==> flow/design.v <==
`timescale 1ns / 1ps
module keycheck(
    input clk,
    input rst_n,
    input key,
    output reg key_v
);
    reg [2:0] key_cnt;
    always @(posedge clk or negedge rst_n) begin
        if (!rst_n)
            key_cnt <= 3'b000;
        else
            key_cnt <= {key_cnt[1:0], key};
    end
    always @(posedge clk or negedge rst_n) begin
        if (!rst_n)
            key_v <= 1'b0;
        else if (key_cnt == 3'b110)
            key_v <= 1'b1;
        else
            key_v <= 1'b0;
    end
endmodule
`timescale 1ns / 1ps
module snack_control(
    input clk,
    input rst_n,
    input key_r,
    input key_l,
    input key_u,
    input key_d,
    input [9:0] box_x,
    input [8:0] box_y,
    input [9:0] x_pos,
    input [8:0] y_pos,
    input [1:0] speed_mode,
    output reg drive,
    output  snack_r,
    output snake_head
    );
    wire key_r1;
    wire key_l1;
    wire key_u1;
    wire key_d1;
    reg [1:0] dir; 
    parameter right = 2'd0;
    parameter left = 2'd1;
    parameter up = 2'd2;
    parameter down = 2'd3;
    keycheck r_keycheck(
        .clk(clk),
        .rst_n(rst_n),
        .key(key_r),
        .key_v(key_r1)
    );
    keycheck l_keycheck(
        .clk(clk),
        .rst_n(rst_n),
        .key(key_l),
        .key_v(key_l1)
    );
    keycheck u_keycheck(
        .clk(clk),
        .rst_n(rst_n),
        .key(key_u),
        .key_v(key_u1)
    );
    keycheck d_keycheck(
        .clk(clk),
        .rst_n(rst_n),
        .key(key_d),
        .key_v(key_d1)
    );
    always @(posedge clk or negedge rst_n)
        if (!rst_n) dir <= right;
        else if (key_r1 && dir != left) dir <= right;
        else if (key_l1 && dir != right) dir <= left;
        else if (key_u1 && dir != down) dir <= up;
        else if (key_d1 && dir != up) dir <= down;
    reg [9:0] snack_x[19:0];
    reg [8:0] snack_y[19:0];
    reg [20:0] cnt_m; 
    reg [20:0]update_time;
    always @( posedge clk or negedge rst_n) begin
    if(!rst_n)
        update_time = 19'd4200;
      else begin
         case (speed_mode)
         2'b00: update_time <= 20'd6200;  
         2'b01: update_time <= 20'd4200;  
         2'b10: update_time <= 20'd3200;  
         endcase
        end
    end
     reg fin;
    always @(posedge clk or negedge rst_n)
        if (!rst_n) cnt_m <= 19'd0;
        else if (fin) cnt_m <= 19'd0;
        else if (cnt_m == update_time) cnt_m <= 19'd0;
        else cnt_m <= cnt_m + 19'd1;
    always @(posedge clk or negedge rst_n)
        if (!rst_n) begin
            snack_x[0] <= 10'd400;
            snack_y[0] <= 10'd300;
        end else if (cnt_m == update_time)
            case (dir)
                right: if (snack_x[0] >= 10'd799) snack_x[0] <= 10'd0;
                       else snack_x[0] <= snack_x[0] + 10'd5;
                left: if (snack_x[0] == 10'd0) snack_x[0] <= 10'd799;
                      else snack_x[0] <= snack_x[0] - 10'd5;
                up: if (snack_y[0] >= 10'd599) snack_y[0] <= 10'd0;
                    else snack_y[0] <= snack_y[0] + 10'd5;
                down: if (snack_y[0] == 10'd0) snack_y[0] <= 10'd599;
                      else snack_y[0] <= snack_y[0] - 10'd5;
            endcase
    always @(posedge clk or negedge rst_n)
        if (!rst_n) begin
            snack_x[1] <= 10'd0;
            snack_y[1] <= 10'd0;
            snack_x[2] <= 10'd0;
            snack_y[2] <= 10'd0;
            snack_x[3] <= 10'd0;
            snack_y[3] <= 10'd0;
            snack_x[4] <= 10'd0;
            snack_y[4] <= 10'd0;
            snack_x[5] <= 10'd0;
            snack_y[5] <= 10'd0;
            snack_x[6] <= 10'd0;
            snack_y[6] <= 10'd0;
            snack_x[7] <= 10'd0;
            snack_y[7] <= 10'd0;
            snack_x[8] <= 10'd0;
            snack_y[8] <= 10'd0;
            snack_x[9] <= 10'd0;
            snack_y[9] <= 10'd0;
            snack_x[10] <= 10'd0;
            snack_y[10] <= 10'd0;
            snack_x[11] <= 10'd0;
            snack_y[11] <= 10'd0;
            snack_x[12] <= 10'd0;
            snack_y[12] <= 10'd0;
            snack_x[13] <= 10'd0;
            snack_y[13] <= 10'd0;
            snack_x[14] <= 10'd0;
            snack_y[14] <= 10'd0;
            snack_x[15] <= 10'd0;
            snack_y[15] <= 10'd0;
            snack_x[16] <= 10'd0;
            snack_y[16] <= 10'd0;
            snack_x[17] <= 10'd0;
            snack_y[17] <= 10'd0;
            snack_x[18] <= 10'd0;
            snack_y[18] <= 10'd0;
            snack_x[19] <= 10'd0;
            snack_y[19] <= 10'd0;
        end else if (cnt_m == update_time) begin
            snack_x[1] <= snack_x[0];
            snack_y[1] <= snack_y[0];
            snack_x[2] <= snack_x[1];
            snack_y[2] <= snack_y[1];
            snack_x[3] <= snack_x[2];
            snack_y[3] <= snack_y[2];
            snack_x[4] <= snack_x[3];
            snack_y[4] <= snack_y[3];
            snack_x[5] <= snack_x[4];
            snack_y[5] <= snack_y[4];
            snack_x[6] <= snack_x[5];
            snack_y[6] <= snack_y[5];
            snack_x[7] <= snack_x[6];
            snack_y[7] <= snack_y[6];
            snack_x[8] <= snack_x[7];
            snack_y[8] <= snack_y[7];
            snack_x[9] <= snack_x[8];
            snack_y[9] <= snack_y[8];
            snack_x[10] <= snack_x[9];
            snack_y[10] <= snack_y[9];
            snack_x[11] <= snack_x[10];
            snack_y[11] <= snack_y[10];
            snack_x[12] <= snack_x[11];
            snack_y[12] <= snack_y[11];
            snack_x[13] <= snack_x[12];
            snack_y[13] <= snack_y[12];
            snack_x[14] <= snack_x[13];
            snack_y[14] <= snack_y[13];
            snack_x[15] <= snack_x[14];
            snack_y[15] <= snack_y[14];
            snack_x[16] <= snack_x[15];
            snack_y[16] <= snack_y[15];
            snack_x[17] <= snack_x[16];
            snack_y[17] <= snack_y[16];
            snack_x[18] <= snack_x[17];
            snack_y[18] <= snack_y[17];
            snack_x[19] <= snack_x[18];
            snack_y[19] <= snack_y[18];
        end
    reg [4:0] length;
    always @(posedge clk or negedge rst_n)
        if (!rst_n) begin
            length <= 5'd1;
            drive <= 1'd0;
        end else if (drive) drive <= 1'd0;
        else if (snack_x[0] >= box_x-10'd10&&snack_x[0]<=box_x+10'd10 && snack_y[0] >= box_y-10'd10&&snack_y[0]<=box_y+10'd10) begin
            drive <= 1'd1;
            if (length < 5'd20) length <= length + 5'd1;
            else length <= length;
        end
    always @(posedge clk or negedge rst_n)
        if (!rst_n) fin <= 1'b0;
        else if ((snack_x[0] == snack_x[1] && snack_y[0] == snack_y[1]) ||
                 (snack_x[0] == snack_x[2] && snack_y[0] == snack_y[2]) ||
                 (snack_x[0] == snack_x[3] && snack_y[0] == snack_y[3]) ||
                 (snack_x[0] == snack_x[4] && snack_y[0] == snack_y[4]) ||
                 (snack_x[0] == snack_x[5] && snack_y[0] == snack_y[5]) ||
                 (snack_x[0] == snack_x[6] && snack_y[0] == snack_y[6]) ||
                 (snack_x[0] == snack_x[7] && snack_y[0] == snack_y[7]) ||
                 (snack_x[0] == snack_x[8] && snack_y[0] == snack_y[8]) ||
                 (snack_x[0] == snack_x[9] && snack_y[0] == snack_y[9]) ||
                 (snack_x[0] == snack_x[10] && snack_y[0] == snack_y[10]) ||
                 (snack_x[0] == snack_x[11] && snack_y[0] == snack_y[11]) ||
                 (snack_x[0] == snack_x[12] && snack_y[0] == snack_y[12]) ||
                 (snack_x[0] == snack_x[13] && snack_y[0] == snack_y[13]) ||
                 (snack_x[0] == snack_x[14] && snack_y[0] == snack_y[14]) ||
                 (snack_x[0] == snack_x[15] && snack_y[0] == snack_y[15]) ||
                 (snack_x[0] == snack_x[16] && snack_y[0] == snack_y[16]) ||
                 (snack_x[0] == snack_x[17] && snack_y[0] == snack_y[17]) ||
                 (snack_x[0] == snack_x[18] && snack_y[0] == snack_y[18]) ||
                 (snack_x[0] == snack_x[19] && snack_y[0] == snack_y[19] )) fin <= 1'b1;
                      assign snack_r = (
                (x_pos >= snack_x[1]-10'd10 && x_pos <= snack_x[1]+10'd10)&&(y_pos >= snack_y[1]-10'd10 && y_pos <= snack_y[1]+10'd10)&&length > 5'd1)||
                ((x_pos >= snack_x[2]-10'd10 && x_pos <= snack_x[2]+10'd10)&&(y_pos >= snack_y[2]-10'd10 && y_pos <= snack_y[2]+10'd10)&&length > 5'd2)||
                ((x_pos >= snack_x[3]-10'd10 && x_pos <= snack_x[3]+10'd10)&&(y_pos >= snack_y[3]-10'd10 && y_pos <= snack_y[3]+10'd10)&&length > 5'd3)||
                ((x_pos >= snack_x[4]-10'd10 && x_pos <= snack_x[4]+10'd10)&&(y_pos >= snack_y[4]-10'd10 && y_pos <= snack_y[4]+10'd10)&&length > 5'd4)||
                ((x_pos >= snack_x[5]-10'd10 && x_pos <= snack_x[5]+10'd10)&&(y_pos >= snack_y[5]-10'd10 && y_pos <= snack_y[5]+10'd10)&&length > 5'd5)||
                ((x_pos >= snack_x[6]-10'd10 && x_pos <= snack_x[6]+10'd10)&&(y_pos >= snack_y[6]-10'd10 && y_pos <= snack_y[6]+10'd10)&&length > 5'd6)||
                ((x_pos >= snack_x[7]-10'd10 && x_pos <= snack_x[7]+10'd10)&&(y_pos >= snack_y[7]-10'd10 && y_pos <= snack_y[7]+10'd10)&&length > 5'd7)||
                ((x_pos >= snack_x[8]-10'd10 && x_pos <= snack_x[8]+10'd10)&&(y_pos >= snack_y[8]-10'd10 && y_pos <= snack_y[8]+10'd10)&&length > 5'd8)||
                ((x_pos >= snack_x[9]-10'd10 && x_pos <= snack_x[9]+10'd10)&&(y_pos >= snack_y[9]-10'd10 && y_pos <= snack_y[9]+10'd10)&&length > 5'd9)||
                ((x_pos >= snack_x[10]-10'd10 && x_pos <= snack_x[10]+10'd10)&&(y_pos >= snack_y[10]-10'd10 && y_pos <= snack_y[10]+10'd10)&&length > 5'd10)||
                ((x_pos >= snack_x[11]-10'd10 && x_pos <= snack_x[11]+10'd10)&&(y_pos >= snack_y[11]-10'd10 && y_pos <= snack_y[11]+10'd10)&&length > 5'd11)||
                ((x_pos >= snack_x[12]-10'd10 && x_pos <= snack_x[12]+10'd10)&&(y_pos >= snack_y[12]-10'd10 && y_pos <= snack_y[12]+10'd10)&&length > 5'd12)||
                ((x_pos >= snack_x[13]-10'd10 && x_pos <= snack_x[13]+10'd10)&&(y_pos >= snack_y[13]-10'd10 && y_pos <= snack_y[13]+10'd10)&&length > 5'd13)||
                ((x_pos >= snack_x[14]-10'd10 && x_pos <= snack_x[14]+10'd10)&&(y_pos >= snack_y[14]-10'd10 && y_pos <= snack_y[14]+10'd10)&&length > 5'd14)||
                ((x_pos >= snack_x[15]-10'd10 && x_pos <= snack_x[15]+10'd10)&&(y_pos >= snack_y[15]-10'd10 && y_pos <= snack_y[15]+10'd10)&&length > 5'd15)||
                ((x_pos >= snack_x[16]-10'd10 && x_pos <= snack_x[16]+10'd10)&&(y_pos >= snack_y[16]-10'd10 && y_pos <= snack_y[16]+10'd10)&&length > 5'd16)||
                ((x_pos >= snack_x[17]-10'd10 && x_pos <= snack_x[17]+10'd10)&&(y_pos >= snack_y[17]-10'd10 && y_pos <= snack_y[17]+10'd10)&&length > 5'd17)||
                ((x_pos >= snack_x[18]-10'd10 && x_pos <= snack_x[18]+10'd10)&&(y_pos >= snack_y[18]-10'd10 && y_pos <= snack_y[18]+10'd10)&&length > 5'd18)||
                ((x_pos >= snack_x[19]-10'd10 && x_pos <= snack_x[19]+10'd10)&&(y_pos >= snack_y[19]-10'd10 && y_pos <= snack_y[19]+10'd10)&&length > 5'd19);
                  assign snake_head=((x_pos >= snack_x[0]-10'd10 && x_pos <= snack_x[0]+10'd10)&&(y_pos >= snack_y[0]-10'd10 && y_pos <= snack_y[0]+10'd10));
endmodule
`timescale 1ns / 1ps
module random(
    input clk,
    input rst_n,
    output reg [8:0] rand_num
    );
    always @(posedge clk or negedge rst_n)
        if (!rst_n) rand_num <= 9'd132;
        else begin
            rand_num[0] <= rand_num[8];
            rand_num[1] <= rand_num[0];
            rand_num[2] <= rand_num[1];
            rand_num[3] <= rand_num[2];
            rand_num[4] <= rand_num[3] ^ rand_num[8];
            rand_num[5] <= rand_num[4] ^ rand_num[8];
            rand_num[6] <= rand_num[5] ^ rand_num[8];
            rand_num[7] <= rand_num[6];
            rand_num[8] <= rand_num[7];
            if (rand_num > 9'd240)
                rand_num <= rand_num % 9'd240;
        end
endmodule
`timescale 1ns / 1ps
module box_create(
    input clk,
    input rst_n,
    input [8:0] rand_num,
    input rand_drive,
    output reg [9:0] rand_x,
    output reg [9:0] rand_y
    );
    reg flag;
    always @(posedge clk or negedge rst_n)
        if (!rst_n) begin
            rand_x <= 9'd300;
            rand_y <= 9'd300;
            flag <= 1'b0;
        end else if (rand_drive) begin
            flag <= 1'b1;
            rand_x <= rand_num;
        end else if (flag == 1'b1) begin
            rand_y <= rand_num;
            flag <= 1'b0;
        end
endmodule
`timescale 1ns / 1ps
module random_box(
    input clk,
    input rst_n,
    input drive,
    output wire [9:0] box_x,
    output wire [9:0] box_y
    );
    wire [8:0] rand_num;
    random U1_random(
        .clk(clk),
        .rst_n(rst_n),
        .rand_num(rand_num)
    );
    wire [9:0] rand_x;
    wire [9:0] rand_y;
    box_create U1_box_create(
        .clk(clk),
        .rst_n(rst_n),
        .rand_num(rand_num),
        .rand_drive(drive),
        .rand_x(rand_x),
        .rand_y(rand_y)
    );
    assign box_x = rand_x;
    assign box_y = rand_y;
endmodule
`timescale 1ns / 1ps
module PS2(
	input clk, rst,
	input ps2_clk, ps2_data,
	output reg up, left, right, down
	);
reg ps2_clk_falg0, ps2_clk_falg1, ps2_clk_falg2;
wire negedge_ps2_clk = !ps2_clk_falg1 & ps2_clk_falg2;
reg negedge_ps2_clk_shift;
reg [9:0] data;
reg data_break, data_done, data_expand;
reg[7:0]temp_data;
reg[3:0]num;
always@(posedge clk or posedge rst)begin
	if(rst)begin
		ps2_clk_falg0<=1'b0;
		ps2_clk_falg1<=1'b0;
		ps2_clk_falg2<=1'b0;
	end
	else begin
		ps2_clk_falg0<=ps2_clk;
		ps2_clk_falg1<=ps2_clk_falg0;
		ps2_clk_falg2<=ps2_clk_falg1;
	end
end
always@(posedge clk or posedge rst)begin
	if(rst)
		num<=4'd0;
	else if (num==4'd11)
		num<=4'd0;
	else if (negedge_ps2_clk)
		num<=num+1'b1;
end
always@(posedge clk)begin
	negedge_ps2_clk_shift<=negedge_ps2_clk;
end
always@(posedge clk or posedge rst)begin
	if(rst)
		temp_data<=8'd0;
	else if (negedge_ps2_clk_shift)begin
		case(num)
			4'd2 : temp_data[0]<=ps2_data;
			4'd3 : temp_data[1]<=ps2_data;
			4'd4 : temp_data[2]<=ps2_data;
			4'd5 : temp_data[3]<=ps2_data;
			4'd6 : temp_data[4]<=ps2_data;
			4'd7 : temp_data[5]<=ps2_data;
			4'd8 : temp_data[6]<=ps2_data;
			4'd9 : temp_data[7]<=ps2_data;
			default: temp_data<=temp_data;
		endcase
	end
	else temp_data<=temp_data;
end
always@(posedge clk or posedge rst)begin
	if(rst)begin
		data_break<=1'b0;
		data<=10'd0;
		data_done<=1'b0;
		data_expand<=1'b0;
	end
	else if(num==4'd11)begin
		if(temp_data==8'hE0)begin
			data_expand<=1'b1;
		end
		else if(temp_data==8'hF0)begin
			data_break<=1'b1;
		end
		else begin
			data<={data_expand,data_break,temp_data};
			data_done<=1'b1;
			data_expand<=1'b0;
			data_break<=1'b0;
		end
	end
	else begin
		data<=data;
		data_done<=1'b0;
		data_expand<=data_expand;
		data_break<=data_break;
	end
end
always @(posedge clk or posedge rst) begin
	if (rst) begin
		up <= 1'b0; left <= 1'b0; right <= 1'b0; down <= 1'b0;
	end
	else case (data)
        10'h275:down <= 1;
        10'h375:down <= 0;
        10'h26B:left <= 1;
        10'h36B:left <= 0;
        10'h274:right <= 1;
        10'h374:right <= 0;
        10'h272:up<=1;
        10'h372:up<=0;
    endcase
end
endmodule
`timescale 1ns / 1ps
module VGA(
	input clk,                    
	input rst,
	input [11:0]Din,			 
	output reg [8:0]row,		 
	output reg [9:0]col,		 
	output reg rdn,			 
	output reg [3:0]R, G, B, 
	output reg HS, VS			 
   );
reg [9:0] h_count;  
	always @ (posedge clk) begin
		if (rst)  h_count <= 10'h0;
		else if  (h_count == 10'd799)
					 h_count <= 10'h0;
			  else h_count <= h_count + 10'h1;
	end
reg [9:0] v_count;  
	always @ (posedge clk or posedge rst) begin
		if (rst)  v_count <= 10'h0;
		else if  (h_count == 10'd799) begin
					if (v_count == 10'd524) v_count <= 10'h0;
					else v_count <= v_count + 10'h1;
		end
	end
wire	[9:0] row_addr = v_count - 10'd35;		 
wire	[9:0] col_addr = h_count - 10'd143;		 
wire			h_sync = (h_count > 10'd95);		 
wire			v_sync = (v_count > 10'd1);		 
wire			read   = (h_count > 10'd142) &&	 
							(h_count < 10'd783) &&	 
							(v_count > 10'd34)  &&	 
							(v_count < 10'd525);		 
always @ (posedge clk) begin
	row <= row_addr[8:0];	 
	col <= col_addr;			 
	rdn <= ~read;				 
	HS  <= h_sync;				 
	VS  <= v_sync;				 
	R   <= rdn ? 4'h0 : Din[3:0];		 
	G	 <= rdn ? 4'h0 : Din[7:4];		 
	B	 <= rdn ? 4'h0 : Din[11:8];	 
end
endmodule
`timescale 1ns / 1ps
module draw_snake(
    input clk,
    input rdn,
    input [8:0] row,
    input [9:0] col,
    input rst_n,
    input [9:0] box_x,
    input [8:0] box_y,
    output reg [11:0] pixel,
    input snake_r,
    input snake_head
    );
    parameter RED = 12'b0000_0000_1111;
    parameter GREEN = 12'b0000_1111_0000;
    parameter BLUE = 12'b1111_0000_0000;
    parameter YELLOW = 12'b0000_1111_1111;
    always @(posedge clk ) begin
        if (rst_n==0) pixel <= YELLOW;
        else if (!rdn) begin 
        if(snake_head) pixel<=YELLOW;
          else  if (snake_r) pixel <= GREEN; 
            else if (col >= box_x-10'd10 &&col<=box_x+10'd10 && row>=box_y-10'd10&& row<=box_y+10'd10) pixel <= RED; 
            else pixel <= 12'h000; 
        end
    end
endmodule
`timescale 1ns / 1ps
module Bpmusic(
input key,
input clk,
output reg beep
);
reg [15:0] cnt;
reg [15:0] prediv;
reg [12:0] delay;
always @(posedge clk) begin
if (key == 1'b1) begin
	beep <= 1'b0;
	delay <= 13'd0;
	cnt <= 16'd0;
	prediv <= 16'hBA9E;
end
else begin
	cnt <= cnt + 1'b1;
	if (cnt == prediv) begin
		beep <= ~beep;
		cnt <= 0;
		delay <= delay +1'b1;
		case(delay)
			13'd1000:prediv <= 16'hA648;
			13'd2000:prediv <= 16'h941F;
			13'd3000:prediv <= 16'h8BCF;
			13'd4000:prediv <= 16'h7C90;
			13'd5000:prediv <= 16'h6EFA;
			13'd6000:prediv <= 16'h62DD;
			13'd7000:begin
				prediv <= 16'hBA9E;
				delay <= 13'd0;
				end
			default : prediv <= prediv;
			endcase
	end
end 
end
endmodule
`timescale 1ns / 1ps
module snack(
    input ps2_data,
    input ps2_clk,
    input clk,
    input [1:0] speed_mode,
    input rst_n,
    input key,
    output hsync,
    output vsync,
    output beep,
    output [3:0] vga_r,
    output [3:0] vga_g,
    output [3:0] vga_b
    );
    wire key_r,key_l,key_u,key_d;
    PS2 ps2(.clk(clk),.rst(!rst_n),.ps2_clk(ps2_clk),.ps2_data(ps2_data),.up(key_u),.left(key_l),.right(key_r),.down(key_d));
    wire [9:0] col;
    wire [8:0] row;
    wire [9:0] box_x;
    wire [8:0] box_y;
    wire drive;
    wire snake_r;
    wire snake_head;
    snack_control u1_snack_control(
        .clk(clk),
        .rst_n(rst_n),
        .key_r(key_r),
        .key_l(key_l),
        .key_u(key_u),
        .key_d(key_d),
        .box_x(box_x),
        .box_y(box_y),
        .x_pos(col),
        .y_pos(row),
        .speed_mode(speed_mode),
        .drive(drive),
        .snack_r(snake_r),
        .snake_head(snake_head)
                  );
    random_box u1_random_box(
        .clk(clk),
        .rst_n(rst_n),
        .drive(drive), 
        .box_x(box_x), 
        .box_y(box_y)
    );
    wire [11:0] pixel;
    wire rdn;
    reg control_signal;
    wire [3:0]vga_r1;
    wire [3:0]vga_g1;
    wire [3:0]vga_b1;
    wire hsync1;
    wire vsync1;
    wire [3:0]vga_r2;
    wire [3:0]vga_g2;
    wire [3:0]vga_b2;
    wire hsync2;
    wire vsync2;
    VGA vga0(
        .clk(clk),
        .rst(!rst_n),
        .R(vga_r1),
        .G(vga_g1),
        .B(vga_b1),
        .HS(hsync1),
        .VS(vsync1),
        .row(row),
        .col(col),
        .rdn(rdn),
        .Din(pixel)
    );
    assign vga_r2 = 4'h0;
    assign vga_g2 = 4'h0;
    assign vga_b2 = 4'h0;
    assign hsync2 = 1'b0;
    assign vsync2 = 1'b0;
    draw_snake draw(
        .clk(clk),
        .rdn(rdn),
        .row(row),
        .col(col),
        .rst_n(rst_n),
        .box_x(box_x),
        .box_y(box_y),
        .pixel(pixel),
        .snake_r(snake_r),
        .snake_head(snake_head)
    );
    always @(posedge clk or negedge rst_n) begin
        if (!rst_n) begin
            control_signal <= 1'b0;  
        end else begin
            control_signal <=1'b1;
        end
    end
    assign vga_r = control_signal ? vga_r1 : vga_r2;
    assign vga_g = control_signal ? vga_g1 : vga_g2;
    assign vga_b = control_signal ? vga_b1 : vga_b2;
    assign hsync = control_signal ? hsync1 : hsync2;
    assign vsync = control_signal ? vsync1 : vsync2;
    Bpmusic music (
    .clk(clk),
    .key(key),
    .beep(beep)
    );
endmodule
Subject: tool reports on snack

Hi,

== Step by step through the tools: snack ==
Tool output for the design above before and after an edit, in the order of the flow.
"original" refers to lines of the RTL above, "edited" to lines of the edited file.
"difference" is "edited" less "original", of the values as shown; "rel. change" is that difference over "original", in percent.
Operators carry their Yosys type and port widths (W data, S select, Z words).
Cell names lack the library's common part.
Not given: -

* Design top: snack
* Clock port: clk
* Cell library: sky130hd
* Timing corner: tt_025C_1v80

== Diff ==
Unified diff, file above to edited file.
This change comes from a script, not from a designer. The edited design behaves differently; no optimisation was intended.

<pre>
@@ -450,5 +450,5 @@
 wire			read   = (h_count > 10'd142) &&	 
 							(h_count < 10'd783) &&	 
-							(v_count > 10'd34)  &&	 
+							(v_count <= 10'd34)  &&	 
 							(v_count < 10'd525);		 
 always @ (posedge clk) begin
</pre>

== After elaboration ==
Source: Yosys, flattened and elaborated. Widths are those after wreduce. Registers that Yosys merges into a memory's read port (data or address) are not register bits. Print and check cells do not count. Equal cells are merged and count once.

{| class="wikitable"
|+ Storage and ports
! item !! original !! edited !! difference !! rel. change (%)
|-
| register bits after elaboration || 620 || 620 || 0 || 0.00
|-
| latch bits || 0 || 0 || 0 || -
|-
| RAM bits || 0 || 0 || 0 || -
|-
| bits in read-only memories || 0 || 0 || 0 || -
|-
| clocked read ports x word width || 0 || 0 || 0 || -
|-
| memories kept || 0 || 0 || 0 || -
|-
| input port bits || 7 || 7 || 0 || 0.00
|}

{| class="wikitable"
|+ Cells by class
! item !! original !! edited !! difference !! rel. change (%)
|-
| add/subtract/negate cells || 97 || 97 || 0 || 0.00
|-
| multipliers || 0 || 0 || 0 || -
|-
| div/mod/pow operators || 1 || 1 || 0 || 0.00
|-
| order comparisons || 117 || 117 || 0 || 0.00
|-
| eq/ne operators || 81 || 81 || 0 || 0.00
|-
| shifts and indexed selects || 0 || 0 || 0 || -
|-
| mux-type cells || 49 || 49 || 0 || 0.00
|-
| bitwise gates (word level) || 10 || 10 || 0 || 0.00
|-
| reduce/logical cells || 181 || 181 || 0 || 0.00
|}

{| class="wikitable"
|+ Operators with widths
! cell !! original !! edited !! difference !! rel. change (%)
|-
| $gt A10 B6 Y1 const B || 1 || 0 || -1 || -100.00
|-
| $le A10 B6 Y1 const B || 0 || 1 || +1 || -
|}

Unchanged operator kinds not shown: 81.

== Longest topological paths ==
Longest topological path by Yosys (ltp), each cell counted once; first at word level (registers and memories cut), then after technology mapping (sequential cells cut; the memories' decode and read muxes count).

{| class="wikitable"
|+ Depth
! item !! original !! edited !! difference !! rel. change (%)
|-
| depth in word-level cells || 25 || 25 || 0 || 0.00
|-
| ABC_AREA || 0 || 0 || - || -
|-
| gate-level depth with buffers || 16 || 16 || 0 || 0.00
|}

== After synthesis ==
Yosys stat after the flow's synthesis: flattened, memories mapped to cells. It holds for the ABC_AREA given above (unset counts as 0); a run with the other value may have another netlist.

{| class="wikitable"
|+ Cell types
! cell type !! original !! edited !! difference !! rel. change (%)
|-
| buf_2 || 2 || 61 || +59 || +2,950.00
|-
| clkbuf_1 || 366 || 315 || -51 || -13.93
|-
| a21oi_1 || 251 || 273 || +22 || +8.76
|-
| buf_1 || 64 || 50 || -14 || -21.88
|-
| a21o_1 || 89 || 77 || -12 || -13.48
|-
| nand4_1 || 164 || 153 || -11 || -6.71
|-
| and3_1 || 51 || 41 || -10 || -19.61
|-
| o21bai_1 || 8 || 18 || +10 || +125.00
|-
| nand2b_1 || 52 || 60 || +8 || +15.38
|-
| a32oi_1 || 11 || 3 || -8 || -72.73
|-
| nand3_1 || 141 || 148 || +7 || +4.96
|-
| a211oi_1 || 49 || 42 || -7 || -14.29
|-
| a2111oi_0 || 33 || 40 || +7 || +21.21
|-
| buf_4 || 10 || 17 || +7 || +70.00
|-
| nor2_1 || 366 || 372 || +6 || +1.64
|-
| inv_1 || 227 || 221 || -6 || -2.64
|-
| a221oi_1 || 9 || 4 || -5 || -55.56
|-
| nand2_1 || 1,204 || 1,200 || -4 || -0.33
|}

Unchanged cell types not shown: 17.
Not every row of either side is listed.

{| class="wikitable"
|+ Mapped netlist
! item !! original !! edited !! difference !! rel. change (%)
|-
| cells in the netlist || 6,698 || 6,697 || -1 || -0.01
|-
| synthesis area (sq um) || 54,982.7 || 55,011.5 || +28.8 || +0.05
|-
| sequential area (sq um) || 14,223.6 || 14,223.6 || 0.0 || 0.00
|-
| mapped flip-flops || 584 || 584 || 0 || 0.00
|}

The figures by module come from a second, unflattened synthesis with its own total; it is not the netlist above.

{| class="wikitable"
|+ Unflattened totals
! item !! original !! edited !! difference !! rel. change (%)
|-
| cells (unflattened synthesis) || 6,872 || 6,862 || -10 || -0.15
|-
| area total of the unflattened synthesis (sq um) || 56,621.8 || 56,540.5 || -81.3 || -0.14
|}

Each row is one instance without its submodules.

{| class="wikitable"
|+ By module, original
! module !! instances !! cells !! area (sq um) !! sequential area (sq um)
|-
| snack_control || 1 || 5,925 || 47,176.5 || 10,397.5
|-
| Bpmusic || 1 || 311 || 2,592.5 || 920.9
|-
| VGA || 1 || 210 || 2,162.1 || 1,131.1
|-
| draw_snake || 1 || 191 || 1,448.9 || 40.0
|-
| PS2 || 1 || 112 || 1,431.4 || 795.8
|-
| box_create || 1 || 43 || 777.0 || 485.5
|-
| random || 1 || 42 || 454.2 || 227.7
|-
| keycheck || 4 || 5 || 108.9 || 100.1
|-
| snack || 1 || 18 || 143.9 || 25.0
|-
| random_box || 1 || 0 || 0.0 || 0.0
|}

{| class="wikitable"
|+ By module, edited
! module !! instances !! cells !! area (sq um) !! sequential area (sq um)
|-
| snack_control || 1 || 5,925 || 47,176.5 || 10,397.5
|-
| Bpmusic || 1 || 311 || 2,592.5 || 920.9
|-
| VGA || 1 || 200 || 2,080.7 || 1,131.1
|-
| draw_snake || 1 || 191 || 1,448.9 || 40.0
|-
| PS2 || 1 || 112 || 1,431.4 || 795.8
|-
| box_create || 1 || 43 || 777.0 || 485.5
|-
| random || 1 || 42 || 454.2 || 227.7
|-
| keycheck || 4 || 5 || 108.9 || 100.1
|-
| snack || 1 || 18 || 143.9 || 25.0
|-
| random_box || 1 || 0 || 0.0 || 0.0
|}

== Path before layout ==
Source: OpenSTA report_checks on the synthesized netlist (no wires, ideal clock, input and output delay 20% of the period each), path of least setup slack; recovery checks are left aside. Register names are those of the netlist, which keeps one name where synthesis merged equal registers.

{| class="wikitable"
|+ Timing post-synthesis
! item !! original !! edited !! difference !! rel. change (%)
|-
| path kind || in2reg || in2reg || - || -
|-
| start || in key || in rst_n || - || -
|-
| end || reg music.cnt[10] || reg draw.pixel[3] || - || -
|-
| period (ns) || 40.0 || 40.0 || 0.0 || 0.00
|-
| external input delay (ns) || 8.000 || 8.000 || 0.000 || 0.00
|-
| library setup time (ns) || 0.128 || 0.061 || -0.067 || -
|-
| launch time at the first pin (ns) || 8.000 || 8.000 || 0.000 || 0.00
|-
| arrival time (ns) || 8.772 || 8.959 || +0.187 || +2.13
|-
| data required time (ns) || 39.872 || 39.939 || +0.067 || +0.17
|-
| slack (ns) || 31.100 || 30.980 || -0.120 || -
|-
| path delay (ns) || 0.900 || 1.020 || +0.120 || +13.33
|-
| stages on the path || 5 || 7 || +2 || +40.00
|-
| path buffers || 2 || 0 || -2 || -100.00
|-
| synthesis period reached (ns) || 8.9 || 9.02 || +0.12 || +1.35
|}

"path delay" = arrival - input delay + setup time.
"stages on the path" counts driving pins, that of a launching flip-flop among them; a cell with two outputs on the path counts twice.
"synthesis period reached" is the clock period less the worst setup slack; recovery checks do not enter. This is arithmetic on one report: input and output delays are still those of the set period (20% each).
Between the ends stands the longest chain of elaborated cells between them, by number of cells; it is not shown to be the way that was timed. Of several equally long chains one is given.
Each line given opens the expression or statement behind the cell; cells for indexed reads and writes are added by Yosys, which also makes memories of some case tables.
At most two assigning lines are given for a register; there are more.

Between the ends, post-synthesis, original:
* Path through: clkbuf_1 inv_1 nand2_1 clkbuf_1 nor2_1
* Length of the longest elaborated chain: 1

{| class="wikitable"
|+ Ends and longest elaborated chain, post-synthesis, original
! item !! line !! source
|-
| start, declared || 538 || <nowiki>input key,</nowiki>
|-
| $reduce_or A2 Y1 || - ||
|-
| end, assigned || 505 || <nowiki>cnt <= 16'd0;</nowiki>
|-
| end, assigned || 509 || <nowiki>cnt <= cnt + 1'b1;</nowiki>
|-
| end, declared || 498 || <nowiki>reg [15:0] cnt;</nowiki>
|}

Between the ends, post-synthesis, edited:
* Path through: nand2_1 or2_2 o21ai_0 nor3_1 o21ai_0 a2111oi_0 a32o_1

{| class="wikitable"
|+ Ends and longest elaborated chain, post-synthesis, edited
! item !! line !! source
|-
| start, declared || 537 || <nowiki>input rst_n,</nowiki>
|-
| end, assigned || 483 || <nowiki>if (rst_n==0) pixel <= YELLOW;</nowiki>
|-
| end, assigned || 485 || <nowiki>if(snake_head) pixel<=YELLOW;</nowiki>
|-
| end, declared || 474 || <nowiki>output reg [11:0] pixel,</nowiki>
|}

edited: No chain of elaborated cells between the ends is given.

== Timing after layout ==
From the final timing report of the runs of set A: the path of least setup slack in the routed layout; clock arrival at registers is part of the times.

{| class="wikitable"
|+ Timing after layout
! item !! original !! edited !! difference !! rel. change (%)
|-
| path kind || reg2reg || reg2reg || - || -
|-
| start || reg vga0.row[5] || reg u1_snack_control.snack_y[3][2] || - || -
|-
| end || reg draw.pixel[6] || reg draw.pixel[3] || - || -
|-
| period (ns) || 10.3 || 10.3 || 0.0 || 0.00
|-
| library setup time (ns) || 0.11 || 0.10 || -0.01 || -
|-
| launch time at the first pin (ns) || 0.70 || 0.72 || +0.02 || +2.86
|-
| arrival time (ns) || 5.10 || 5.32 || +0.22 || +4.31
|-
| data required time (ns) || 10.90 || 10.92 || +0.02 || +0.18
|-
| slack (ns) || 5.80 || 5.60 || -0.20 || -
|-
| stages on the path || 11 || 16 || +5 || +45.45
|-
| path buffers || 1 || 0 || -1 || -100.00
|}

Between the ends stands the longest chain of elaborated cells between them, by number of cells; it is not shown to be the way that was timed. Of several equally long chains one is given.
At most two assigning lines are given for a register; there are more.

Between the ends, after layout, original:
* Path through: dfxtp_2 buf_4 ha_1 a211oi_1 a31oi_1 a2111oi_2 or4_1 nand4_1 or4_1 or3_1 o32a_1
* Length of the longest elaborated chain: 24

{| class="wikitable"
|+ Ends and longest elaborated chain, after layout, original
! item !! line !! source
|-
| start, declared || 425 || <nowiki>output reg [8:0]row,</nowiki>
|-
| start, assigned || 455 || <nowiki>row <= row_addr[8:0];</nowiki>
|-
| $ge A9 B10 Y1 || 229 || <nowiki>(x_pos >= snack_x[1]-10'd10 && x_pos <= snack_x[1]+10'd10)&&(y_pos >= snack_y[1]-10'd10 && y_pos <= snack_y[1] ...</nowiki>
|-
| $logic_and A1 B1 Y1 x3 || 229 ||
|-
| $logic_or A1 B1 Y1 x18 || 228 || <nowiki>assign snack_r = (</nowiki>
|-
| $mux W12 || 486 || <nowiki>else  if (snake_r) pixel <= GREEN;</nowiki>
|-
| $mux W12 || 485 || <nowiki>if(snake_head) pixel<=YELLOW;</nowiki>
|-
| end, assigned || 485 ||
|-
| end, assigned || 486 ||
|-
| end, declared || 474 || <nowiki>output reg [11:0] pixel,</nowiki>
|}

Between the ends, after layout, edited:
* Path through: dfrtp_1 inv_1 ha_1 nor2b_1 or4_1 xor2_1 ha_1 o21a_1 o21a_1 o221ai_1 a2111oi_0 o211ai_1 o31ai_1 nand4b_1 nor4_2 a32o_1
* Length of the longest elaborated chain: 24

{| class="wikitable"
|+ Ends and longest elaborated chain, after layout, edited
! item !! line !! source
|-
| start, declared || 81 || <nowiki>reg [8:0] snack_y[19:0];</nowiki>
|-
| start, assigned || 123 || <nowiki>snack_y[3] <= 10'd0;</nowiki>
|-
| start, assigned || 162 || <nowiki>snack_y[3] <= snack_y[2];</nowiki>
|-
| $sub A9 B4 Y10 || 231 || <nowiki>((x_pos >= snack_x[3]-10'd10 && x_pos <= snack_x[3]+10'd10)&&(y_pos >= snack_y[3]-10'd10 && y_pos <= snack_y[3 ...</nowiki>
|-
| $ge A9 B10 Y1 || 231 ||
|-
| $logic_and A1 B1 Y1 x3 || 231 ||
|-
| $logic_or A1 B1 Y1 x17 || 228 || <nowiki>assign snack_r = (</nowiki>
|-
| $mux W12 || 486 || <nowiki>else  if (snake_r) pixel <= GREEN;</nowiki>
|-
| $mux W12 || 485 || <nowiki>if(snake_head) pixel<=YELLOW;</nowiki>
|-
| end, assigned || 485 ||
|-
| end, assigned || 486 ||
|-
| end, declared || 474 || <nowiki>output reg [11:0] pixel,</nowiki>
|}

== Layout results ==
Runs of the flow (Yosys, OpenROAD) on both versions; the two runs of a pair have the same settings. The constraints put input and output delay at 20% of the set period each and load the outputs with 0.01 pF.

Settings, set A:
* period_ns: 10.3
* CAP_MARGIN: 20
* CORE_MARGIN: 2
* CORE_UTILIZATION: 40
* SLEW_MARGIN: 20

{| class="wikitable"
|+ Measured results, set A
! item !! original !! edited !! difference !! rel. change (%)
|-
| chip area after synthesis (Yosys) (sq um) || 54,982.7 || 55,011.5 || +28.8 || +0.05
|-
| die footprint (sq um) || 140,438.0 || 140,513.0 || +75.0 || +0.05
|-
| standard-cell area after routing (sq um) || 59,150.5 || 58,961.5 || -189.0 || -0.32
|-
| final utilization || 0.432 || 0.43 || -0.002 || -
|-
| setup slack of the worst path (ns) || 5.801 || 5.599 || -0.202 || -
|-
| total negative setup slack (ns) || 0.000 || 0.000 || 0.000 || -
|-
| lowest hold slack (ns) || 0.366 || 0.354 || -0.012 || -
|-
| power consumption (uW) || 6,934 || 6,865 || -69 || -1.00
|-
| achieved period (ns) || 4.499 || 4.701 || +0.202 || +4.49
|}

Settings, set B:
* CELL_PAD_IN_SITES_DETAIL_PLACEMENT: 1
* CORE_UTILIZATION: 53
* CTS_CLUSTER_SIZE: 97
* PLACE_DENSITY_LB_ADDON: 0.07
* period_ns: 6.76
* CAP_MARGIN: 20
* CORE_MARGIN: 2
* SLEW_MARGIN: 20

{| class="wikitable"
|+ Measured results, set B
! item !! original !! edited !! difference !! rel. change (%)
|-
| chip area after synthesis (Yosys) (sq um) || 54,982.7 || 55,011.5 || +28.8 || +0.05
|-
| die footprint (sq um) || 106,335.0 || 106,387.0 || +52.0 || +0.05
|-
| standard-cell area after routing (sq um) || 58,509.9 || 58,451.1 || -58.8 || -0.10
|-
| final utilization || 0.567 || 0.566 || -0.001 || -
|-
| setup slack of the worst path (ns) || 2.219 || 2.100 || -0.119 || -
|-
| total negative setup slack (ns) || 0.000 || 0.000 || 0.000 || -
|-
| lowest hold slack (ns) || 0.358 || 0.375 || +0.017 || -
|-
| power consumption (uW) || 10,348 || 10,471 || +123 || +1.19
|-
| achieved period (ns) || 4.541 || 4.660 || +0.119 || +2.62
|}

"achieved period" = clock period - worst setup slack. The figure is calculated, with input and output delays left at 20% of the set period.
"power consumption": no workload was simulated; the value follows from the tool's default switching activity.

Regards
